==> flow/design.v <==
`timescale 1ns / 1ps
module axi_tlp_decoder 
#(
parameter AXIDATAWIDTH = 8
)
(
input clk,
input reset,
input tvalid,
input [8*AXIDATAWIDTH-1:0] tdata,
output reg tready,
input [AXIDATAWIDTH-1:0] tstrb,
input [21:0] tuser,
input tlast,
output reg [7:0]  a4lm_addr,
output reg [31:0] a4lm_wr_data,
output reg a4lm_wr_cmd,
output reg a4lm_rd_cmd,
output reg [7:0] cfg_addr,
output reg [31:0] cfg_wr_data,
output reg cfg_rd_cmd,
output reg cfg_wr_cmd,
output reg fifo0_wr_cmd,
output reg [16*AXIDATAWIDTH+4-1:0] fifo0_wr_data,
input fifo0_empty_flag,
input fifo0_full_flag,
input fifo0_prog_full_flag,
output reg req_compl,
output reg [2:0] compl_code,
input tlp_enc_ready,
output reg [2:0]   tenc_tc,                         
output reg [1:0]   tenc_attr,                       
output reg [9:0]   tenc_len,                        
output reg [15:0]  tenc_rid,                        
output reg [7:0]   tenc_tag,                        
output reg [7:0]   tenc_be,                         
output reg [12:0]  tenc_addr,                       
input lnk_up,
input cfg_to_turnoff,
output reg cfg_to_turnoff_ok
);
localparam [3:0] idle = 4'b0000,
						discharge_tlp = 4'b1111,
						cfg_rd = 4'b0001,
						cfg_wr = 4'b0010,
						a4lm_rd = 4'b0011,
						a4lm_wr = 4'b0100,
						a4sm_wr0 = 4'b0101,
						a4sm_wr1 = 4'b1001,
						wait_state = 4'b1000,
						receiving = 4'b1100;
reg [3:0] state_reg;
reg  tlp_digest;
reg [16*AXIDATAWIDTH+4-1:0] buffer0;
localparam [2:0] reg_rd_compl = 3'b001,
						cfg_rd_compl = 3'b010,
						cfg_wr_compl = 3'b011,
						adc_mem_compl = 3'b100;
localparam ADC_MEM_RD32 = 9'b00_00000_01;
localparam ADC_MEM_WR32 = 9'b10_00000_01;	
localparam REG_RD32 = 9'b00_00000_10;
localparam REG_WR32 = 9'b10_00000_10;
localparam CFG_RD   = 9'b00_00100_00; 
localparam CFG_WR   = 9'b10_00100_00;
always@(posedge clk)
begin
if(reset)
	begin
		state_reg <= idle;
		tready <= 1'b0;
		a4lm_addr <= 0;
		a4lm_wr_data <= 0;
		a4lm_wr_cmd <= 1'b0;
		a4lm_rd_cmd <= 1'b0;
		cfg_addr <= 0;
		cfg_wr_data <= 0;
		cfg_rd_cmd <= 1'b0;
		cfg_wr_cmd <= 1'b0;
		fifo0_wr_cmd = 1'b0;
		fifo0_wr_data = 0;
		req_compl <= 1'b0;
		compl_code <= 0;
		tenc_tc <= 0;
		tenc_attr <= 0;
		tenc_len <= 0;
		tenc_rid <= 0;
		tenc_tag <= 0;
		tenc_be <= 0;
		tenc_addr <= 0;
		cfg_to_turnoff_ok <= 1'b0;
	end
else
	begin
		case(state_reg)
			idle:
				begin
					cfg_to_turnoff_ok <= 1'b0;
					buffer0 = 0;
					tenc_tc <= 0;
					tenc_attr <= 0;
					tenc_len <= 0;
					tenc_rid <= 0;
					tenc_tag <= 0;
					tenc_be <= 0;
					tenc_addr <= 0;
					a4lm_wr_data <= 0;
					a4lm_addr <= 0;
					a4lm_wr_cmd <= 0;
					a4lm_rd_cmd <= 0;
					cfg_addr <= 0;
					cfg_wr_data <= 0;
					cfg_rd_cmd <= 0;
					cfg_wr_cmd <= 0;
					fifo0_wr_cmd = 0;
					fifo0_wr_data = 0;
					req_compl <= 0;
					compl_code <= 0;
					tready <= 1'b0;
					if(cfg_to_turnoff)
						begin
							cfg_to_turnoff_ok <= 1'b1;
						end
					if(lnk_up & tlp_enc_ready & tvalid & ~tlast & (~(fifo0_empty_flag & fifo0_full_flag)) & (~fifo0_prog_full_flag) &(~cfg_to_turnoff))
						begin
							state_reg <= receiving;
							tready <= 1'b1;
						end 
				end
			receiving:
				begin
					if(tdata[14] == 0)
							begin
								tlp_digest <= tdata[15];
								case ({tdata[30:24],{tuser[6],tuser[4] | tuser[2]}})
										REG_RD32:
											begin
												state_reg <= a4lm_rd;
												tenc_tc     <= tdata[22:20]; 
												tenc_attr   <= tdata[13:12];
												tenc_len    <= tdata[9:0];
												tenc_rid    <= tdata[63:48];
												tenc_tag    <= tdata[47:40];
												tenc_be     <= tdata[39:32];
												req_compl <= 1'b1;
												compl_code <= reg_rd_compl;
											end
										REG_WR32:
											begin
												state_reg <= a4lm_wr;
											end
										ADC_MEM_RD32:
											begin
												tenc_tc     <= tdata[22:20]; 
												tenc_attr   <= tdata[13:12];
												tenc_len    <= tdata[9:0];
												tenc_rid    <= tdata[63:48];
												tenc_tag    <= tdata[47:40];
												tenc_be     <= tdata[39:32];
												req_compl <= 1'b1;
												compl_code <= adc_mem_compl;
												state_reg <= idle;
											end
										ADC_MEM_WR32:
											begin
												buffer0[9:0] = tdata[9:0];
												buffer0[15:10] = tuser[7:2];
												state_reg <= a4sm_wr0;
											end
										CFG_RD:
											begin
												tenc_tc     <= tdata[22:20]; 
												tenc_attr   <= tdata[13:12];
												tenc_len    <= tdata[9:0];
												tenc_rid    <= tdata[63:48];
												tenc_tag    <= tdata[47:40];
												tenc_be     <= tdata[39:32];
												req_compl <= 1'b1;
												state_reg <= cfg_rd;
												compl_code <= cfg_rd_compl;
											end
										CFG_WR:
											begin
												req_compl <= 1'b1;
												tenc_tc     <= tdata[22:20]; 
												tenc_attr   <= tdata[13:12];
												tenc_len    <= tdata[9:0];
												tenc_rid    <= tdata[63:48];
												tenc_tag    <= tdata[47:40];
												tenc_be     <= tdata[39:32];
												compl_code <= cfg_wr_compl;
												state_reg <= cfg_wr;
											end
										default:
											begin
												state_reg <= discharge_tlp;
											end
								endcase
							end
						else
							begin
								state_reg <= discharge_tlp;
							end
				end
			a4lm_rd:
				begin
					req_compl <= 1'b0;
					a4lm_addr <= tdata[9:2];
					tenc_addr <= tdata[14:2];
					a4lm_rd_cmd <= 1'b1;
					state_reg <= idle;
				end
			a4lm_wr:
				begin
					a4lm_addr <= tdata[9:2];
					a4lm_wr_data <= tdata[63:32];
					a4lm_wr_cmd <= 1'b1;
					if(tlp_digest)
						begin
							state_reg <= discharge_tlp;
						end
					else
						begin
							state_reg <= idle;
							tready <= 1'b0;
						end
				end
			a4sm_wr0:
				begin
					buffer0[45:16] = tdata[31:2];
					fifo0_wr_data = buffer0;
					fifo0_wr_cmd = 1'b1;
					buffer0[31:0] = tdata[63:32];
					buffer0[128] = 1;
					state_reg <= a4sm_wr1;
				end
			a4sm_wr1:
				begin
					fifo0_wr_cmd = 1'b0;
					if(tlast)
						begin
							if(buffer0[129])
								begin
									buffer0[127:96] = tdata[31:0];
									buffer0[131] = 1'b1;
									fifo0_wr_cmd = 1'b1;
									fifo0_wr_data = buffer0;
									tready <= 1'b0;
									state_reg <= idle;
								end
							else
								begin
									buffer0[63:32] = tdata[31:0];
									buffer0[129] = 1'b1;
									buffer0[131:130] = 2'b00;
									fifo0_wr_cmd = 1'b1;
									fifo0_wr_data = buffer0;
									tready <= 1'b0;
									state_reg <= idle;
								end
						end
					else
						begin
							if(buffer0[129])
								begin
									buffer0[127:96] = tdata[31:0];
									buffer0[131] = 1'b1;
									fifo0_wr_cmd = 1'b1;
									fifo0_wr_data = buffer0;
									buffer0[31:0] = tdata[63:32];
									buffer0[131:128] = 4'b0001;
								end
							else
								begin
									buffer0[95:32] = tdata[63:0];
									buffer0[130:129] =  2'b11;
								end
						end
				end
			cfg_rd:
				begin
					tenc_addr <= tdata[14:2];
					req_compl <= 1'b0;
					cfg_addr <= tdata[9:2];
					cfg_rd_cmd <= 1'b1;
					if(tlast)
						begin
							state_reg <= idle;
						end
					else
						begin
							state_reg <= discharge_tlp;
						end
				end
			cfg_wr:
				begin
					tenc_addr <= tdata[14:2];
					req_compl <= 1'b0;
					cfg_wr_cmd <= 1'b1;
					cfg_addr <= tdata[9:2];
					cfg_wr_data <= tdata[63:32];
					if(tlast)
						begin
							state_reg <= idle;
						end
					else
						begin
							state_reg <= discharge_tlp;
						end
				end
			discharge_tlp:
				begin
					a4lm_wr_cmd <= 1'b0;
					if(tlast)
						begin
							state_reg <= idle;
							tready <= 1'b0;
						end
				end
		endcase
	end
end
endmodule
`timescale 1ns / 1ps
module axi_tlp_encoder 
#(
parameter AXIWIDTH = 8    
)
(
input clk,
input reset,
input [7:0] cfg_bus_number,
input [4:0] cfg_device_number,
input [2:0] cfg_function_number,
input [31:0]cfg_rd_data,
input cfg_valid,
input               req_compl,
input [2:0] 			compl_code,
output reg          tlp_encoder_ready,
input [2:0]         tenc_tc,
input [1:0]         tenc_attr,
input [9:0]         tenc_len,
input [15:0]        tenc_rid,
input [7:0]         tenc_tag,
input [7:0]         tenc_be,
input [12:0]        tenc_addr,
input 						a4lm_valid,
input [31:0]				a4lm_data,
input [1:0] 				a4lm_err_code,
input 				fifo1_full_flag,
input 				fifo1_empty_flag,
output reg       	fifo1_rd_cmd,
input	[131:0]		fifo1_rd_data,
output reg 								tx_tvalid,
output reg [8*AXIWIDTH-1:0] tx_tdata,
input 									tx_tready,
output reg [AXIWIDTH-1:0] tx_tstrb,
output reg								 tx_tlast
);
localparam [2:0] idle = 3'b000,
						cfg_rd_state = 3'b001,
						cfg_wr_state = 3'b010,
						reg_rd_state = 3'b100,
						adc_mem_state0 = 3'b101,
						adc_mem_state1 = 3'b110,
						adc_mem_state2 = 3'b011,
						waiting = 3'b111;
localparam PIO_64_CPLD_FMT_TYPE = 7'b10_01010;
localparam PIO_64_CPL_FMT_TYPE  = 7'b00_01010;
localparam [2:0] reg_rd_compl = 3'b001,
						cfg_rd_compl = 3'b010,
						cfg_wr_compl = 3'b011,
						adc_mem_compl = 3'b100;
reg [2:0] state_reg;
reg err_reg;
reg [131:0] 	buffer;
reg [31:0]     buffer0;
reg [9:0]	 counter;
reg [15:0] 	requester_id;
reg [7:0]	tag_reg;
reg [11:0] 	byte_count_reg;
reg [1:0] compl_reg;
reg [6:0] lower_addr;
reg flag0;
reg flag1;
reg flag2;
reg flag3;
always @(*)
begin
	byte_count_reg = 12'd0;
	casex (tenc_be[7:0])
		8'b00001xx1: byte_count_reg = 4;
		8'b000001x1: byte_count_reg = 3;
		8'b00001x10: byte_count_reg = 3;
		8'b00000011: byte_count_reg = 2;
		8'b00000110: byte_count_reg = 2;
		8'b00001100: byte_count_reg = 2;
		8'b00000001: byte_count_reg = 1;
		8'b00000010: byte_count_reg = 1;
		8'b00000100: byte_count_reg = 1;
		8'b00001000: byte_count_reg = 1;
		8'b00000000: byte_count_reg = 1;
		8'b1xxxxxx1: byte_count_reg = (tenc_len << 2);
		8'b01xxxxx1: byte_count_reg = (tenc_len << 2)-1;
		8'b001xxxx1: byte_count_reg = (tenc_len << 2)-2;
		8'b0001xxx1: byte_count_reg = (tenc_len << 2)-3;
		8'b1xxxxx10: byte_count_reg = (tenc_len << 2)-1;
		8'b01xxxx10: byte_count_reg = (tenc_len << 2)-2;
		8'b001xxx10: byte_count_reg = (tenc_len << 2)-3;
		8'b0001xx10: byte_count_reg = (tenc_len << 2)-4;
		8'b1xxxx100: byte_count_reg = (tenc_len << 2)-2;
		8'b01xxx100: byte_count_reg = (tenc_len << 2)-3;
		8'b001xx100: byte_count_reg = (tenc_len << 2)-4;
		8'b0001x100: byte_count_reg = (tenc_len << 2)-5;
		8'b0001x100: byte_count_reg = (tenc_len << 2)-5;
		8'b1xxx1000: byte_count_reg = (tenc_len << 2)-3;
		8'b01xx1000: byte_count_reg = (tenc_len << 2)-4;
		8'b001x1000: byte_count_reg = (tenc_len << 2)-5;
		8'b00011000: byte_count_reg = (tenc_len << 2)-6;
	endcase
end
always@(posedge clk)
begin
if(reset)
	begin
		state_reg <= idle;
		tlp_encoder_ready <= 1'b0;
		fifo1_rd_cmd = 1'b0;
		tx_tvalid <= 1'b0;
		tx_tdata <= 0;
		tx_tstrb <= 0;
		tx_tlast <= 1'b0;
	end
else
	begin
		case(state_reg)
			idle:
				begin
					flag2 <= 0;
					buffer0 <= 0;
					flag3 <= 0;
					flag0 <= 0;
					flag1 <= 0;
					requester_id <= 0;
					tag_reg <= 0;
					compl_reg <= 0;
					counter = 0;
					err_reg <= 0;
					tlp_encoder_ready <= 1'b1;
					fifo1_rd_cmd = 0;
					tx_tvalid <= 0;
					tx_tdata <= 0;
					tx_tstrb <= 0;
					tx_tlast <= 0;
					err_reg <= 0;
					buffer <= 0;
					if(req_compl&~(fifo1_empty_flag  & fifo1_full_flag))
						begin
							tlp_encoder_ready <= 1'b0;
							case(compl_code)
									reg_rd_compl:
										begin
											tx_tdata[30:24] <= PIO_64_CPLD_FMT_TYPE;
											state_reg <= waiting;
											compl_reg <= 2'd1;
											tx_tdata[9:0] <= 10'b1;  
											tx_tdata[43:32] <= byte_count_reg;
											flag0 <= 1;
										end
									cfg_rd_compl:
										begin
											tx_tdata[30:24] <= PIO_64_CPLD_FMT_TYPE;
											state_reg <= waiting;
											compl_reg <= 2'd2;
											tx_tdata[9:0] <= 10'b1;  
											tx_tdata[43:32] <= 4;
											tx_tdata[47:45] <= 000;
											flag0 <= 1;
										end
									cfg_wr_compl:
										begin
											tx_tvalid <= 1'b1;
											tx_tdata[30:24] <= PIO_64_CPL_FMT_TYPE;
											state_reg <= cfg_wr_state;
											tx_tdata[9:0] <= 10'b1;  
											tx_tdata[47:45] <= 000;
											tx_tdata[43:32] <= 4;
										end
									adc_mem_compl:
										begin
											flag0 <= 1;
											compl_reg <= 2'd3;
											tx_tdata[30:24] <= PIO_64_CPLD_FMT_TYPE;
											state_reg <= waiting;
											tx_tdata[9:0] <= tenc_len; 
											counter = tenc_len;
											tx_tdata[43:32] <= byte_count_reg;
										end
							endcase
							requester_id <= tenc_rid;
							tag_reg <= tenc_tag;
							tx_tdata[63:48] <= {	cfg_bus_number,
														cfg_device_number,
														cfg_function_number  
														};
							tx_tdata[44] <= 1'b0; 
							tx_tdata[31] <= 0;
							tx_tdata[23] <= 1'b0;
							tx_tdata[22:20] <= tenc_tc;
							tx_tdata[19:14] <= 6'b0;
							tx_tdata[13:12] <= tenc_attr;
							tx_tdata[11:10] <= 2'b0;
							tx_tstrb   <= 8'hFF;
							flag1 <= 0;
						end
				end
			waiting:
				begin
					if(flag1 == 0)
						begin
							casex ({flag0, tenc_be[3:0]})
								5'b0_xxxx : lower_addr <= 7'h0;
								5'bx_0000 : lower_addr <= {tenc_addr[4:0], 2'b00};
								5'bx_xxx1 : lower_addr <= {tenc_addr[4:0], 2'b00};
								5'bx_xx10 : lower_addr <= {tenc_addr[4:0], 2'b01};
								5'bx_x100 : lower_addr <= {tenc_addr[4:0], 2'b10};
								5'bx_1000 : lower_addr <= {tenc_addr[4:0], 2'b11};
							endcase
							flag1 <= 1;
						end
					case(compl_reg)
						2'd1:  
							begin
								if(a4lm_valid)
									begin
										case(a4lm_err_code)
											2'b10:
												begin
													tx_tdata[30:24] <= PIO_64_CPL_FMT_TYPE;
													tx_tdata[47:45] <= 3'b100; 
													err_reg <= 1'b1;
												end
											2'b01:
												begin
													tx_tdata[30:24] <= PIO_64_CPL_FMT_TYPE;
													tx_tdata[47:45] <= 3'b001; 
													err_reg <= 1'b1;
												end
											2'b00:
												begin
													tx_tdata[47:45] <= 3'b000;
													buffer[31:0] <= a4lm_data;
												end
										endcase
										tx_tvalid <= 1;
										state_reg <= reg_rd_state;
									end
							end
						2'd2:  
							begin
								if(cfg_valid)
									begin
										buffer[31:0] <= cfg_rd_data;
										tx_tvalid <= 1'b1;
										state_reg <= cfg_rd_state;
									end
							end
						2'd3:  
							begin
								if(fifo1_empty_flag == 0)
									begin
										tx_tdata[47:45] <= 3'b000;
										state_reg <= adc_mem_state0;
										fifo1_rd_cmd <= 1'b1;
									end
							end
					endcase
				end
			reg_rd_state:
				begin
					if(tx_tready)
						begin
							if(err_reg)
								begin
									tx_tdata[63:32] <= 32'h0;
									tx_tstrb   <= 8'h0F;
								end
							else
								begin
									tx_tstrb   <= 8'hFF;
									tx_tdata[63:32] <= buffer[31:0];
								end
							tx_tdata[31:16] <= requester_id;
							tx_tdata[15:8] <= tag_reg;
							tx_tdata[7] <= 1'b0;
							tx_tdata[6:0] <= lower_addr;
							tx_tlast <= 1'b1;
							state_reg <= idle;
						end
				end
			cfg_rd_state:
				begin
					if(tx_tready)
						begin
							tx_tstrb <= 8'hFF;
							tx_tlast <= 1'b1;
							state_reg <= idle;
							tx_tdata[63:32] <= buffer[31:0];
							tx_tdata[31:16] <= requester_id;
							tx_tdata[15:8] <= tag_reg;
							tx_tdata[7] <= 1'b0;
							tx_tdata[6:0] <= 7'b0;
						end
				end
			cfg_wr_state:
				begin
					if(tx_tready)
						begin
							tx_tstrb <= 8'h0F;
							tx_tlast <= 1'b1;
							state_reg <= idle;
							tx_tdata[31:16] <= tenc_rid;
							tx_tdata[15:8] <= tenc_tag;
							tx_tdata[7] <= 1'b0;
							tx_tdata[6:0] <= 7'b0;
						end
				end
			adc_mem_state0:
				begin
					buffer <= fifo1_rd_data;
					state_reg <= adc_mem_state1;
					fifo1_rd_cmd <= 1'b0;
					tx_tvalid <= 1'b1;
				end
			adc_mem_state1:
				begin
					if(tx_tready)
						begin
							tx_tdata[31:16] <= requester_id;
							tx_tdata[15:8] <= tag_reg;
							tx_tdata[7] <= 1'b0;
							tx_tdata[6:0] <= lower_addr;
							tx_tdata[63:32] <= buffer[31:0];
							state_reg <= adc_mem_state2;
							counter = counter - 1'b1;
						end
				end
			adc_mem_state2:
				begin
					case(counter)
					10'd1:
						begin
							state_reg <= idle;
							tx_tlast <= 1'b1;
							tx_tdata[63:32] <= 0;
							if(~buffer[130])
								begin
									tx_tdata[31:0] <= buffer[63:32];
								end
							else
								begin
									tx_tdata[31:0] <= buffer0;
								end
							tx_tstrb <= 8'h0F;
						end
					10'd3:
						begin
							fifo1_rd_cmd <= 1'b0;
							counter = counter - 2;
							buffer0 <= buffer[127:96];
							tx_tdata <= buffer[95:32];
							tx_tstrb <= 8'hFF;
						end
					default:
						begin
							if(counter[1])
								begin
									fifo1_rd_cmd <= 1'b1;
									buffer0 <= buffer[127:96];
									tx_tdata <= buffer[95:32];
									counter = counter - 2;
								end
							else
								begin
									fifo1_rd_cmd <= 1'b0;
									tx_tdata[31:0] <= buffer0;
									tx_tdata[63:32] <= fifo1_rd_data[31:0];
									buffer = fifo1_rd_data;
									counter = counter - 2;
								end
						end
					endcase
				end
		endcase
	end
end
endmodule
`timescale 1ns / 1ps
module axi4_lite_master
				#(
					parameter ADDR_WIDTH = 8,
					parameter DATA_WIDTH = 32,
					parameter STRB_WIDTH = DATA_WIDTH/8
				)
				(
					input 								reset,
					input 								clk,
					output reg 							awvalid,
					input 								awready,
					output reg	[1:0]					awprot,
					output reg	[ADDR_WIDTH-1:0]	awaddr,
					output reg 							wrvalid,
					input 								wrready,
					output reg  [STRB_WIDTH-1:0]	wrstrb,
					output reg 	[DATA_WIDTH-1:0]	wrdata,
					output reg 							bready,
					input 								bvalid,
					input [1:0]							bresp,
					output reg 							arvalid,
					input 								arready,
					output reg [ADDR_WIDTH-1:0]	araddr,
					output reg [1:0]					arprot,
					input  [DATA_WIDTH-1:0]			rddata,
					output reg 							rdready,
					input 								rdvalid,
					input  [2:0]						rdresp,
					input 								userrdcmd, 
					input 								userwrcmd,
					input  [ADDR_WIDTH-1:0] 		userrdwraddr,
					input  [DATA_WIDTH-1:0] 		userwrdata,
					output reg	[DATA_WIDTH-1:0] 	userrddata,
					output reg 							data_valid,
					output reg [1:0] 					error
				);
localparam  idle   = 4'b0000,
				read1  = 4'b0001,
				read2  = 4'b0010,
				read3  = 4'b0011,
				write1 = 4'b0100, 
				write2 = 4'b0101,
				write3 = 4'b0110,
				okay = 2'b00,  
				exokay = 2'b01, 
				slverr = 2'b10, 
				decerr = 2'b11; 
reg [3:0] statereg;
always@(posedge clk)
begin
	if(reset)
		begin
			statereg <= idle;
			araddr <= 0;
			awaddr <= 0;
			userrddata <= 32'h0;
			bready <= 1'b0;
			awvalid <= 1'b0;
			awprot <= 2'b00;
			wrdata <= 0;
			wrstrb <= 0;
			wrvalid <= 1'b0;
			arvalid <= 1'b0;
			arprot <= 0;
			data_valid <= 1'b0;
			rdready <= 1'b0;
			error <= 0;
		end
	else
		begin
			case(statereg)
				idle:
					begin	
						araddr <= 0;
						awaddr <= 0;
						userrddata <=  32'h0;
						statereg <= idle;
						bready <= 1'b0;
						awvalid <= 1'b0;
						awprot <= 2'b00;
						wrdata <= 0;
						wrstrb <= 0;
						wrvalid <= 1'b0;
						bready <= 1'b0;
						arvalid <= 1'b0;
						arprot <= 0;
						data_valid <= 1'b0;
						rdready <= 1'b0;
						error <= 0;
						if(userrdcmd)
							begin
								araddr <= userrdwraddr;
								statereg <= read1;
								arvalid <= 1'b1;
							end
						else	
							begin
								if(userwrcmd)
									begin
										wrdata <= userwrdata;
										wrstrb <= 4'b1111;
										awvalid <= 1'b1;
										awaddr <= userrdwraddr;
										statereg <= write1;
									end
							end
					end
				read1:
					begin
						if(arready)
							begin
								arvalid <= 1'b0;
								araddr <= 1'b0;
								statereg <= read2;
							end
					end
				read2:
					begin
						if(rdvalid)
							begin
								rdready <= 1'b1;
								case (rdresp)
									okay:
										begin
											userrddata <= rddata;
											data_valid <= 1'b1;
										end
									exokay:
										begin
											userrddata <= rddata;
											data_valid <= 1'b1;
										end
									slverr:
										begin
											data_valid <= 1'b1;
											error <= 2'b10;
										end
									decerr:
										begin
											data_valid <= 1'b1;
											error <= 2'b11;
										end
								endcase 
								statereg <= idle;
							end
					end
				write1:
					begin
						if(awready)
							begin
								awvalid <= 1'b0;
								statereg <= write2;
								wrvalid <= 1'b1;
							end
					end
				write2:
					begin
						if(wrready)
							begin
								wrvalid <= 1'b0;
								statereg <= write3;
							end
					end
				write3:
					begin
						if(bvalid)
							begin
								case(bresp)
									okay:
										begin
											error <= 2'b00;
											data_valid <= 1'b1;
										end
									exokay:
										begin
											error <= 2'b00;
											data_valid <= 1'b1;
										end
									slverr:
										begin
											data_valid <= 1'b1;
											error <= 2'b10;
										end
									decerr:
										begin
											data_valid <= 1'b1;
											error <= 2'b11;
										end
								endcase
								statereg <= idle;
								bready <= 1'b1;
							end
					end
			endcase
		end
end
endmodule
`timescale 1ns / 1ps
module axi4_lite_slave
				#(
					parameter ADDR_WIDTH = 8,
					parameter ADDR_WIDTH_SLAVE = 5,
					parameter DATA_WIDTH = 32,
					parameter STRB_WIDTH = DATA_WIDTH/8,
					parameter AXI_SLAVE_ADDR = 3'b000
				)
				(
					input 									reset,
					input 									clk,
					input 									awvalid,
					output reg 								awready,
					input 		[1:0]						awprot,
					input 		[ADDR_WIDTH-1:0]		awaddr,
					input 									wrvalid,
					output reg 								wrready,
					input 		[STRB_WIDTH-1:0]		wrstrb,
					input  		[DATA_WIDTH-1:0]		wrdata,
					input 									bready,
					output reg 								bvalid,
					output reg [1:0]						bresp,
					input 									arvalid,
					output reg 								arready,
					input  		[ADDR_WIDTH-1:0]		araddr,
					input 		[1:0]						arprot,
					output reg [DATA_WIDTH-1:0]		rdata,
					input 									rready,
					output reg 								rvalid,
					output reg [2:0]						rresp,
					output reg 								rfwrcmd,
					output reg 								rfrdcmd,
					output reg [ADDR_WIDTH_SLAVE-1:0] rfrdaddr,
					output reg [ADDR_WIDTH_SLAVE-1:0] rfwraddr,
					output reg[(DATA_WIDTH)-1:0] 	rfwrdata,
					input 		[(DATA_WIDTH)-1:0] 	rfrddata,
					input 									rf_busy,
					output reg 								slave_need_rf,
					input										rf_data_valid
					);
localparam 		idle = 3'b000,
					write1 = 3'b001,
					write2 = 3'b010,
					read1 = 3'b100,
					read2 = 3'b101;
reg [2:0]statereg;
reg [DATA_WIDTH-1:0] datareg;
always@(posedge clk)
begin
	if(reset)
		begin
			statereg <= idle;
			bvalid <= 0;
			wrready <= 1'b0;
			arready <= 1'b0;
			rdata <= 0;
			rfrdaddr <= 1'b0;
			rfwraddr <= 1'b0;
			rvalid <= 1'b0;
			rresp <= 2'b00;
			awready <= 1'b0;
			bresp <= 2'b00;
			rfwrcmd <= 1'b0;
			rfrdcmd <= 0;
			rfwrdata <= 0;
			slave_need_rf <= 1'b0;
		end
	else
		begin
			case(statereg)
				idle:
					begin
						bvalid <= 0;
						wrready <= 1'b0;
						arready <= 1'b0;
						rdata <= 0;
						rfrdaddr <= 1'b0;
						rfwraddr <= 1'b0;
						rvalid <= 1'b0;
						rresp <= 2'b00;
						awready <= 1'b0;
						bresp <= 2'b00;
						rfwrcmd <= 1'b0;
						rfrdcmd <= 0;
						rfwrdata <= 0;
						statereg <= idle;  
						slave_need_rf <= 1'b0;
						if(awvalid)
							begin
								if(awaddr[7:5] == AXI_SLAVE_ADDR)
									begin
										statereg <= write1;
										rfwraddr <= awaddr[4:0];
										awready <= 1'b1;
										slave_need_rf <= 1'b1;
									end
							end 
						if(arvalid)
							begin
								if(araddr[7:5] == AXI_SLAVE_ADDR)
									begin
										statereg <= read1;
										rfrdaddr <= araddr[4:0];
										rfrdcmd <= 1'b1;
										arready <= 1'b1;
										slave_need_rf <= 1'b1;
									end
							end
					end
				read1:
					begin
						arready <= 1'b0;
						if(~rf_busy)
							begin
								rfrdcmd <= 1'b0;
								if(rf_data_valid)
									begin
										rdata <= rfrddata;
										rvalid <= 1'b1;
										rresp <= 2'b00;
										statereg <= read2;
										slave_need_rf <= 1'b0;
									end
							end
					end
				read2:
					begin
						if(rready)
							begin
								rvalid <= 1'b0;
								statereg <= idle;
							end
					end
				write1:
					begin
						awready <= 1'b0;
						if(wrvalid)
							begin
								wrready <= 1'b1;
								rfwrdata <= wrdata;
								statereg <= write2;
								if(~rf_busy)
									begin
										rfwrcmd <= 1'b1;
										bresp <= 2'b00;
										bvalid <= 1'b1;
									end
							end
					end
				write2:
					begin
						rfwrcmd <= 1'b0;
						wrready <= 1'b0;
						bvalid <= 1'b1;
						slave_need_rf <= 1'b0;
						if(bready)
							begin
								statereg <= idle;
								bvalid <= 1'b0;
							end
					end
		endcase
	end
end
endmodule
`timescale 1ns / 1ps
module register_file
					#(
						parameter   NMBROFDATABITS       =    32, 
										NMBROFADDRBITS   =    5  
					)
					(
						input 												reset,
						input													 clk,
						input 												rd_en,
						input 												wr_en,
						input	 		[NMBROFADDRBITS-1:0]				 wr_addr, 
						input 		[NMBROFADDRBITS-1:0]					 rd_addr,
						input 		[NMBROFDATABITS-1:0]			 	wr_data,
						output reg 	[NMBROFDATABITS-1:0]	 			rd_data,
						output reg 											rf_data_valid
					);	
reg [NMBROFDATABITS-1:0]   array_reg  [0:15]; 
reg statereg;
localparam idle = 1'b0,
				read = 1'b1;
always@(posedge clk)
begin
	if(reset)  
		begin
			statereg <= idle;
			rd_data <= 32'h0;
			rf_data_valid <= 1'b0;
			array_reg[0] <= 32'hFFFFFFFF;
			array_reg[1] <= 32'hFFFFFFFF;
			array_reg[2] <= 32'hFFFFFFFF;
			array_reg[3] <= 32'hFFFFFFFF;
			array_reg[4] <= 32'hFFFFFFFF; 
			array_reg[5] <= 32'hFFFFFFFF;
			array_reg[6] <= 32'hFFFFFFFF;
			array_reg[7] <= 32'hFFFFFFFF;
			array_reg[8] <= 32'hFFFFFFFF;
			array_reg[9] <= 32'hFFFFFFFF;
			array_reg[10] <= 32'hFFFFFFF;
			array_reg[11] <= 32'hFFFFFFF;
			array_reg[12] <= 32'hFFFFFFF;
			array_reg[13] <= 32'hFFFFFFF;
			array_reg[14] <= 32'hFFFFFFF;
			array_reg[15] <= 32'hFFFFFFF;
		end
	else
		begin
			case(statereg)
				idle:
					begin
						rd_data <= 32'h0;
						rf_data_valid <= 0;
						if(rd_en)
							begin
								rf_data_valid <= 1'b1;
								statereg <= read;
								if(rd_addr < 16)
									begin
										rd_data <= array_reg[rd_addr[3:0]];
									end
								else 
									begin
										rd_data <= 32'hFFFFFFFF;
									end
							end
						if(wr_en)
							begin
								if(wr_addr < 16)
									begin
										array_reg[wr_addr[3:0]] <= wr_data;
									end
							end
					end
				read:
					begin
						statereg <= idle;						
					end
			endcase
		end
end
endmodule
`timescale 1ns / 1ps
module pcie_pio_ctrl (
  input          clk,
  input          reset,
  input          tvalid,
  input  [63:0]  tdata,
  output         tready,
  input  [7:0]   tstrb,
  input  [21:0]  tuser,
  input          tlast,
  output [7:0]   cfg_addr,
  output [31:0]  cfg_wr_data,
  output         cfg_rd_cmd,
  output         cfg_wr_cmd,
  input  [31:0]  cfg_rd_data,
  input          cfg_valid,
  output         fifo0_wr_cmd,
  output [131:0] fifo0_wr_data,
  input          fifo0_empty_flag,
  input          fifo0_full_flag,
  input          fifo0_prog_full_flag,
  input          fifo1_full_flag,
  input          fifo1_empty_flag,
  output         fifo1_rd_cmd,
  input  [131:0] fifo1_rd_data,
  input  [7:0]   cfg_bus_number,
  input  [4:0]   cfg_device_number,
  input  [2:0]   cfg_function_number,
  input          lnk_up,
  input          cfg_to_turnoff,
  output         cfg_to_turnoff_ok,
  output         tx_tvalid,
  output [63:0]  tx_tdata,
  input          tx_tready,
  output [7:0]   tx_tstrb,
  output         tx_tlast
);
  wire [7:0]  a4lm_addr;
  wire [31:0] a4lm_wr_data;
  wire        a4lm_wr_cmd, a4lm_rd_cmd;
  wire        req_compl, tlp_enc_ready;
  wire [2:0]  compl_code;
  wire [2:0]  tenc_tc;
  wire [1:0]  tenc_attr;
  wire [9:0]  tenc_len;
  wire [15:0] tenc_rid;
  wire [7:0]  tenc_tag;
  wire [7:0]  tenc_be;
  wire [12:0] tenc_addr;
  wire [31:0] a4lm_data;
  wire        a4lm_valid;
  wire [1:0]  a4lm_err_code;
  wire        awvalid, awready, wrvalid, wrready, bready, bvalid;
  wire        arvalid, arready, rready, rvalid;
  wire [1:0]  awprot, arprot, bresp;
  wire [7:0]  awaddr, araddr;
  wire [3:0]  wrstrb;
  wire [31:0] wrdata, rdata;
  wire [2:0]  rresp;
  wire        rfwrcmd, rfrdcmd, rf_data_valid, slave_need_rf;
  wire [4:0]  rfrdaddr, rfwraddr;
  wire [31:0] rfwrdata, rfrddata;
  axi_tlp_decoder #(.AXIDATAWIDTH(8)) u_dec (
    .clk(clk), .reset(reset),
    .tvalid(tvalid), .tdata(tdata), .tready(tready), .tstrb(tstrb),
    .tuser(tuser), .tlast(tlast),
    .a4lm_addr(a4lm_addr), .a4lm_wr_data(a4lm_wr_data),
    .a4lm_wr_cmd(a4lm_wr_cmd), .a4lm_rd_cmd(a4lm_rd_cmd),
    .cfg_addr(cfg_addr), .cfg_wr_data(cfg_wr_data),
    .cfg_rd_cmd(cfg_rd_cmd), .cfg_wr_cmd(cfg_wr_cmd),
    .fifo0_wr_cmd(fifo0_wr_cmd), .fifo0_wr_data(fifo0_wr_data),
    .fifo0_empty_flag(fifo0_empty_flag), .fifo0_full_flag(fifo0_full_flag),
    .fifo0_prog_full_flag(fifo0_prog_full_flag),
    .req_compl(req_compl), .compl_code(compl_code), .tlp_enc_ready(tlp_enc_ready),
    .tenc_tc(tenc_tc), .tenc_attr(tenc_attr), .tenc_len(tenc_len),
    .tenc_rid(tenc_rid), .tenc_tag(tenc_tag), .tenc_be(tenc_be),
    .tenc_addr(tenc_addr),
    .lnk_up(lnk_up), .cfg_to_turnoff(cfg_to_turnoff),
    .cfg_to_turnoff_ok(cfg_to_turnoff_ok)
  );
  axi4_lite_master #(.ADDR_WIDTH(8), .DATA_WIDTH(32)) u_a4lm (
    .reset(reset), .clk(clk),
    .awvalid(awvalid), .awready(awready), .awprot(awprot), .awaddr(awaddr),
    .wrvalid(wrvalid), .wrready(wrready), .wrstrb(wrstrb), .wrdata(wrdata),
    .bready(bready), .bvalid(bvalid), .bresp(bresp),
    .arvalid(arvalid), .arready(arready), .araddr(araddr), .arprot(arprot),
    .rddata(rdata), .rdready(rready), .rdvalid(rvalid), .rdresp(rresp),
    .userrdcmd(a4lm_rd_cmd), .userwrcmd(a4lm_wr_cmd),
    .userrdwraddr(a4lm_addr), .userwrdata(a4lm_wr_data),
    .userrddata(a4lm_data), .data_valid(a4lm_valid), .error(a4lm_err_code)
  );
  axi4_lite_slave #(.ADDR_WIDTH(8), .ADDR_WIDTH_SLAVE(5), .DATA_WIDTH(32),
                    .AXI_SLAVE_ADDR(3'b000)) u_a4ls (
    .reset(reset), .clk(clk),
    .awvalid(awvalid), .awready(awready), .awprot(awprot), .awaddr(awaddr),
    .wrvalid(wrvalid), .wrready(wrready), .wrstrb(wrstrb), .wrdata(wrdata),
    .bready(bready), .bvalid(bvalid), .bresp(bresp),
    .arvalid(arvalid), .arready(arready), .araddr(araddr), .arprot(arprot),
    .rdata(rdata), .rready(rready), .rvalid(rvalid), .rresp(rresp),
    .rfwrcmd(rfwrcmd), .rfrdcmd(rfrdcmd), .rfrdaddr(rfrdaddr), .rfwraddr(rfwraddr),
    .rfwrdata(rfwrdata), .rfrddata(rfrddata), .rf_busy(1'b0),
    .slave_need_rf(slave_need_rf), .rf_data_valid(rf_data_valid)
  );
  register_file #(.NMBROFDATABITS(32), .NMBROFADDRBITS(5)) u_rf (
    .reset(reset), .clk(clk),
    .rd_en(rfrdcmd), .wr_en(rfwrcmd),
    .wr_addr(rfwraddr), .rd_addr(rfrdaddr),
    .wr_data(rfwrdata), .rd_data(rfrddata), .rf_data_valid(rf_data_valid)
  );
  axi_tlp_encoder #(.AXIWIDTH(8)) u_enc (
    .clk(clk), .reset(reset),
    .cfg_bus_number(cfg_bus_number), .cfg_device_number(cfg_device_number),
    .cfg_function_number(cfg_function_number),
    .cfg_rd_data(cfg_rd_data), .cfg_valid(cfg_valid),
    .req_compl(req_compl), .compl_code(compl_code), .tlp_encoder_ready(tlp_enc_ready),
    .tenc_tc(tenc_tc), .tenc_attr(tenc_attr), .tenc_len(tenc_len),
    .tenc_rid(tenc_rid), .tenc_tag(tenc_tag), .tenc_be(tenc_be),
    .tenc_addr(tenc_addr),
    .a4lm_valid(a4lm_valid), .a4lm_data(a4lm_data), .a4lm_err_code(a4lm_err_code),
    .fifo1_full_flag(fifo1_full_flag), .fifo1_empty_flag(fifo1_empty_flag),
    .fifo1_rd_cmd(fifo1_rd_cmd), .fifo1_rd_data(fifo1_rd_data),
    .tx_tvalid(tx_tvalid), .tx_tdata(tx_tdata), .tx_tready(tx_tready),
    .tx_tstrb(tx_tstrb), .tx_tlast(tx_tlast)
  );
endmodule
# Step by step through the tools: pcie_pio_ctrl
# Tool output for the design above before and after an edit, in the order of the flow.
# Lines under "orig" count in the file above, lines under "edited" in the edited file.
# "delta": "edited" minus "orig" as printed here.
# Operators carry their Yosys type and port widths (W data, S select, Z words).
# Cell names lack the library's common part.
# The mark - stands for no value.
[design]
design = "pcie_pio_ctrl"
clock = "clk"
lib = "sky130hd"
lib_corner = "tt_025C_1v80"

# Edit of the RTL
# The edit as a unified diff against the file above.
# This change comes from a script, not from a designer; no optimisation was intended.
# begin of diff
@@ -1243,5 +1243,5 @@
     .slave_need_rf(slave_need_rf), .rf_data_valid(rf_data_valid)
   );
-  register_file #(.NMBROFDATABITS(32), .NMBROFADDRBITS(5)) u_rf (
+  register_file #(.NMBROFDATABITS(40), .NMBROFADDRBITS(5)) u_rf (
     .reset(reset), .clk(clk),
     .rd_en(rfrdcmd), .wr_en(rfwrcmd),
# end of diff

# Word-level counts
# Counts by Yosys on the flattened word-level netlist (proc, flatten, opt, wreduce; memories kept). Print and check cells are left out.
# Yosys's memory passes give these memory sizes; they may raise the number of words (mostly to a power of two), join words into wider ones and drop unused or constant bits.
[word_totals]
columns = ["element", "orig", "edited", "delta"]
rows = [
  ["in_bits", 287, 287, 0],
  ["wordCells", 724, 724, 0],
  ["memories", 1, 1, 0],
  ["register_bits", 913, 913, 0],
  ["mem_bits_rw", 512, 640, 128],
]
[classes]
columns = ["element", "orig", "edited", "delta"]
rows = [
  ["eq_ne", 131, 131, 0],
  ["mux", 334, 334, 0],
  ["logic", 22, 22, 0],
  ["cmp", 2, 2, 0],
  ["n_reduce_logical", 135, 135, 0],
  ["n_addsub", 8, 8, 0],
]
[ops]
columns = ["cell", "orig", "edited", "delta"]
rows = [
  ["$mux W32", 25, 18, -7],
  ["$mux W40", 0, 7, 7],
  ["$pmux W32 S2", 9, 8, -1],
  ["$pmux W40 S2", 0, 1, 1],
  ["$mux W1", 67, 67, 0],
  ["$mux W3", 31, 31, 0],
  ["$mux W2", 25, 25, 0],
  ["$mux W4", 21, 21, 0],
  ["$ne A2 B2 Y1 const B", 21, 21, 0],
  ["$pmux W1 S2", 20, 20, 0],
  ["$reduce_bool A2 Y1", 20, 20, 0],
  ["$reduce_or A2 Y1", 20, 20, 0],
  ["$ne A2 B1 Y1 const B", 19, 19, 0],
  ["$reduce_and A3 Y1", 19, 19, 0],
  ["$mux W7", 13, 13, 0],
  ["$mux W8", 13, 13, 0],
  ["$reduce_and A2 Y1", 13, 13, 0],
  ["$not A1 Y1", 12, 12, 0],
  ["$pmux W1 S3", 11, 11, 0],
  ["$and A1 B1 Y1", 9, 9, 0],
  ["$eq A3 B3 Y1 const B", 9, 9, 0],
  ["$reduce_and A4 Y1", 9, 9, 0],
  ["$eq A3 B2 Y1 const B", 8, 8, 0],
  ["$mux W16", 8, 8, 0],
  ["$pmux W3 S2", 8, 8, 0],
  ["$reduce_or A3 Y1", 8, 8, 0],
  ["$eq A2 B2 Y1 const B", 7, 7, 0],
  ["$mux W10", 7, 7, 0],
]
# The list need not be complete.

# Longest topological paths
# Yosys ltp: most cells in a row. Word level: on the elaborated netlist, between registers, memories and ports. Mapped: between sequential cells and ports; inverters and the memories' decode and read muxes count.
[depth]
columns = ["element", "orig", "edited", "delta"]
rows = [
  ["depth_word", 8, 8, 0],
  ["abc_area", "0", "0", "-"],
  ["ltp_mapped", 11, 12, 1],
  ["mapped_depth_nobuf", 8, 9, 1],
]

# Mapped cells and area
# Yosys stat after the flow's synthesis: flattened, memories mapped to cells. It holds for the ABC_AREA given above (unset counts as 0); a run with the other value may have another netlist.
[synth_totals]
columns = ["element", "orig", "edited", "delta"]
rows = [
  ["seq_area_um2", 37175.7, 37175.7, 0.0],
  ["stdcells", 5051, 5057, 6],
  ["area_um2", 60292.8, 60216.5, -76.3],
  ["buffers", 465, 452, -13],
  ["flip_flops", 1432, 1432, 0],
]
[by_type]
columns = ["cell", "orig", "edited", "delta"]
rows = [
  ["nand2_1", 339, 403, 64],
  ["a22oi_1", 241, 183, -58],
  ["or3_1", 118, 67, -51],
  ["a22o_1", 108, 157, 49],
  ["clkbuf_1", 411, 368, -43],
  ["o21ai_0", 110, 147, 37],
  ["buf_2", 9, 41, 32],
  ["nand2b_1", 115, 144, 29],
  ["nor2_1", 485, 457, -28],
  ["or2_2", 265, 290, 25],
  ["a211oi_1", 42, 18, -24],
  ["a311oi_1", 14, 30, 16],
  ["mux2i_1", 43, 58, 15],
  ["a222oi_1", 19, 5, -14],
  ["o211ai_1", 21, 12, -9],
  ["o221ai_1", 12, 3, -9],
  ["inv_1", 28, 36, 8],
  ["nor3b_1", 47, 40, -7],
]
# The list need not be complete.
# The figures by module come from a second, unflattened synthesis with its own total; it is not the netlist above.
[hier_totals]
columns = ["element", "orig", "edited", "delta"]
rows = [
  ["cells_unflattened", 5136, 5635, 499],
  ["hier_area_um2", 61139.9, 67818.8, 6678.9],
]
# Rows give one instance, submodules left out.
[by_module_orig]
columns = ["mod", "n_inst", "cells", "area_um2"]
rows = [
  ["register_file", 1, 1595, 24129.4],
  ["axi_tlp_decoder #(AXIDATAWIDTH=8)", 1, 1481, 15964.1],
  ["axi_tlp_encoder #(AXIWIDTH=8)", 1, 1302, 14188.6],
  ["axi4_lite_master", 1, 390, 3582.2],
  ["axi4_lite_slave", 1, 367, 3271.9],
  ["pcie_pio_ctrl", 1, 1, 3.8],
]
[by_module_edited]
columns = ["mod", "n_inst", "cells", "area_um2"]
rows = [
  ["register_file", 1, 2113, 30650.6],
  ["axi_tlp_decoder #(AXIDATAWIDTH=8)", 1, 1481, 15964.1],
  ["axi_tlp_encoder #(AXIWIDTH=8)", 1, 1283, 14346.3],
  ["axi4_lite_master", 1, 390, 3582.2],
  ["axi4_lite_slave", 1, 367, 3271.9],
  ["pcie_pio_ctrl", 1, 1, 3.8],
]

# Timing after synthesis
# OpenSTA on the mapped netlist: ideal clock, no wires. The path of least setup slack (recovery checks aside). Input and output delay are each 20% of the period. Register names are those of the netlist, which keeps one name where synthesis merged equal registers.
[synth_path]
columns = ["element", "orig", "edited", "delta"]
rows = [
  ["path_kind", "in2reg", "in2reg", "-"],
  ["from", "in reset", "in reset", "-"],
  ["to", "reg u_enc.buffer[100]", "reg u_enc.buffer[100]", "-"],
  ["n_path_buf", 3, 2, -1],
  ["delay_ns", 10.634, 5.548, -5.086],
  ["required_time_ns", 9.209, 9.436, 0.227],
  ["arrival_ns", 11.843, 6.984, -4.859],
  ["input_delay_ns", 2.000, 2.000, 0.000],
  ["t_first_pin_ns", 2.000, 2.000, 0.000],
  ["setup_ns", 0.791, 0.564, -0.227],
  ["slack_ns", -2.634, 2.452, 5.086],
  ["stages", 4, 4, 0],
  ["clock_period_ns", 10.0, 10.0, 0.0],
  ["synth_period_reached_ns", 12.634, 7.548, -5.086],
]
# "delay_ns" is the arrival time less input delay plus setup time.
# "stages": output pins that drive a net of the path, with the launching flip-flop's if there is one; two outputs of one cell count as two.
# "synth_period_reached_ns" = period - worst setup slack (recovery checks aside). The figure is calculated, with input and output delays left at 20% of the set period.
# Between the ends stands the longest chain of elaborated cells between them, by number of cells; it is not shown to be the way that was timed. Of several equally long chains one is given.
# Each line given opens the expression or statement behind the cell; cells for indexed reads and writes are added by Yosys, which also makes memories of some case tables.
# A register here has more assigning lines than the two given.
[synth_between_orig]
cell_sequence = "clkbuf_1 clkbuf_1 clkbuf_1 nor4_1"
elab_chain_len = 2
cells_between = 2
lines_between = 0
cone_classes = "logic: 1; reduce/logical: 1"
[synth_rtl_orig]
columns = ["element", "line", "source"]
rows = [
  ["from (decl)", 1145, "input          reset,"],
  ["$not A1 Y1", "-", ""],
  ["$reduce_and A4 Y1", "-", ""],
  ["to (assign)", 629, "buffer <= fifo1_rd_data;"],
  ["to (assign)", 687, "buffer = fifo1_rd_data;"],
  ["to (decl)", 375, "reg [131:0] buffer;"],
]
[synth_between_edited]
cell_sequence = "clkbuf_1 clkbuf_1 nor4_1 nor2b_1"
elab_chain_len = 2
cells_between = 2
lines_between = 0
cone_classes = "logic: 1; reduce/logical: 1"
[synth_rtl_edited]
columns = ["element", "line", "source"]
rows = [
  ["from (decl)", 1145, "input          reset,"],
  ["$not A1 Y1", "-", ""],
  ["$reduce_and A4 Y1", "-", ""],
  ["to (assign)", 629, "buffer <= fifo1_rd_data;"],
  ["to (assign)", 687, "buffer = fifo1_rd_data;"],
  ["to (decl)", 375, "reg [131:0] buffer;"],
]

# Path in the finished layout
# From the final timing report of each run of pair A: the path of least setup slack in the routed layout; clock arrival at registers is part of the times.
[layout_path]
columns = ["element", "orig", "edited", "delta"]
rows = [
  ["path_kind", "reg2reg", "reg2reg", "-"],
  ["from", "reg u_enc.counter[1]", "reg u_enc.counter[1]", "-"],
  ["to", "reg u_enc.tx_tstrb[6]", "reg u_enc.buffer[82]", "-"],
  ["slack_ns", 1.43, 1.50, 0.07],
  ["setup_ns", 0.14, 0.33, 0.19],
  ["clock_period_ns", 5.05, 5.05, 0.00],
  ["required_time_ns", 5.71, 5.52, -0.19],
  ["t_first_pin_ns", 0.81, 0.79, -0.02],
  ["arrival_ns", 4.27, 4.02, -0.25],
  ["n_path_buf", 2, 2, 0],
  ["stages", 11, 11, 0],
]
# Between the ends stands the longest chain of elaborated cells between them, by number of cells; it is not shown to be the way that was timed. Of several equally long chains one is given.
# A register here has more assigning lines than the two given.
[layout_between_orig]
cell_sequence = "edfxtp_1 buf_4 inv_1 ha_1 nor2_1 nor4_2 nand2b_1 buf_4 and2_1 mux2i_1 nor2_1"
elab_chain_len = 3
cells_between = 6
lines_between = 2
cone_classes = "eq/ne: 3; mux: 2; reduce/logical: 1"
[layout_rtl_orig]
columns = ["element", "line", "source"]
rows = [
  ["from (decl)", 377, "reg [9:0] counter;"],
  ["from (assign)", 495, "counter = tenc_len;"],
  ["from (assign)", 644, "counter = counter - 1'b1;"],
  ["$eq A10 B2 Y1", 649, "case(counter)"],
  ["$pmux W8 S2", 649, ""],
  ["$pmux W8 S5", 435, "case(state_reg)"],
  ["to (assign)", 430, "tx_tstrb <= 0;"],
  ["to (assign)", 452, "tx_tstrb <= 0;"],
  ["to (decl)", 356, "output reg [AXIWIDTH-1:0] tx_tstrb,"],
]
# edited: The path ends at the enable pin of a flip-flop; only ways to that pin are counted.
[layout_between_edited]
cell_sequence = "edfxtp_1 buf_4 inv_1 ha_1 inv_1 a211oi_2 nor2_1 nor2_1 nor4_1 nor2b_4 buf_4"
elab_chain_len = 4
cells_between = 6
lines_between = 1
cone_classes = "eq/ne: 4; reduce/logical: 2"
[layout_rtl_edited]
columns = ["element", "line", "source"]
rows = [
  ["from (decl)", 377, "reg [9:0] counter;"],
  ["from (assign)", 495, "counter = tenc_len;"],
  ["from (assign)", 644, "counter = counter - 1'b1;"],
  ["$eq A10 B1 Y1", 649, "case(counter)"],
  ["$reduce_or A2 Y1", "-", ""],
  ["$ne A2 B2 Y1", "-", ""],
  ["$reduce_and A4 Y1", "-", ""],
  ["to (assign)", 629, "buffer <= fifo1_rd_data;"],
  ["to (assign)", 687, "buffer = fifo1_rd_data;"],
  ["to (decl)", 375, "reg [131:0] buffer;"],
]

# Measured runs
# Runs of the flow (Yosys, OpenROAD) on both versions; the two runs of a pair have the same settings. The constraints put input and output delay at 20% of the set period each and load the outputs with 0.01 pF.
[flow_settings_pair_A]
CORE_UTILIZATION = 40
period_ns = 5.05
CAP_MARGIN = 20
CORE_MARGIN = 2
SLEW_MARGIN = 20
[results_pair_A]
columns = ["element", "orig", "edited", "delta"]
rows = [
  ["fin_tns_ns", 0.000, 0.000, 0.000],
  ["stdcell_area_um2", 72238.0, 72474.5, 236.5],
  ["ws_setup_ns", 1.431, 1.495, 0.064],
  ["yosys_chip_area_um2", 60292.8, 60216.5, -76.3],
  ["fin_hold_ws_ns", 0.454, 0.452, -0.002],
  ["design.die.area_um2", 153852.0, 153660.0, -192.0],
  ["finish.utilization_pct", 48.2, 48.4, 0.2],
  ["period_reached_ns", 3.619, 3.555, -0.064],
  ["power.total_mw", 24.087, 24.779, 0.692],
]
[flow_settings_pair_B]
CAP_MARGIN = 30
CELL_PAD_IN_SITES_DETAIL_PLACEMENT = 1
CELL_PAD_IN_SITES_GLOBAL_PLACEMENT = 3
CORE_MARGIN = 9
CORE_UTILIZATION = 28
CTS_CLUSTER_DIAMETER = 358
GPL_TIMING_DRIVEN = 0
PLACE_DENSITY_LB_ADDON = 0.07
SLEW_MARGIN = 25
period_ns = 5.75
[results_pair_B]
columns = ["element", "orig", "edited", "delta"]
rows = [
  ["fin_tns_ns", 0.000, 0.000, 0.000],
  ["stdcell_area_um2", 75646.3, 75753.9, 107.6],
  ["ws_setup_ns", 0.923, 0.317, -0.606],
  ["yosys_chip_area_um2", 60292.8, 60216.5, -76.3],
  ["fin_hold_ws_ns", 0.461, 0.458, -0.003],
  ["design.die.area_um2", 232363.0, 232078.0, -285.0],
  ["finish.utilization_pct", 35.5, 35.6, 0.1],
  ["period_reached_ns", 4.827, 5.433, 0.606],
  ["power.total_mw", 22.890, 23.056, 0.166],
]
# "period_reached_ns": clock period set for the run, less the worst setup slack. It is reckoned from that one timing run; input and output delays stay at 20% of the period that was set.
# "power.total_mw" is the tool's figure for a default switching activity; nothing was simulated.
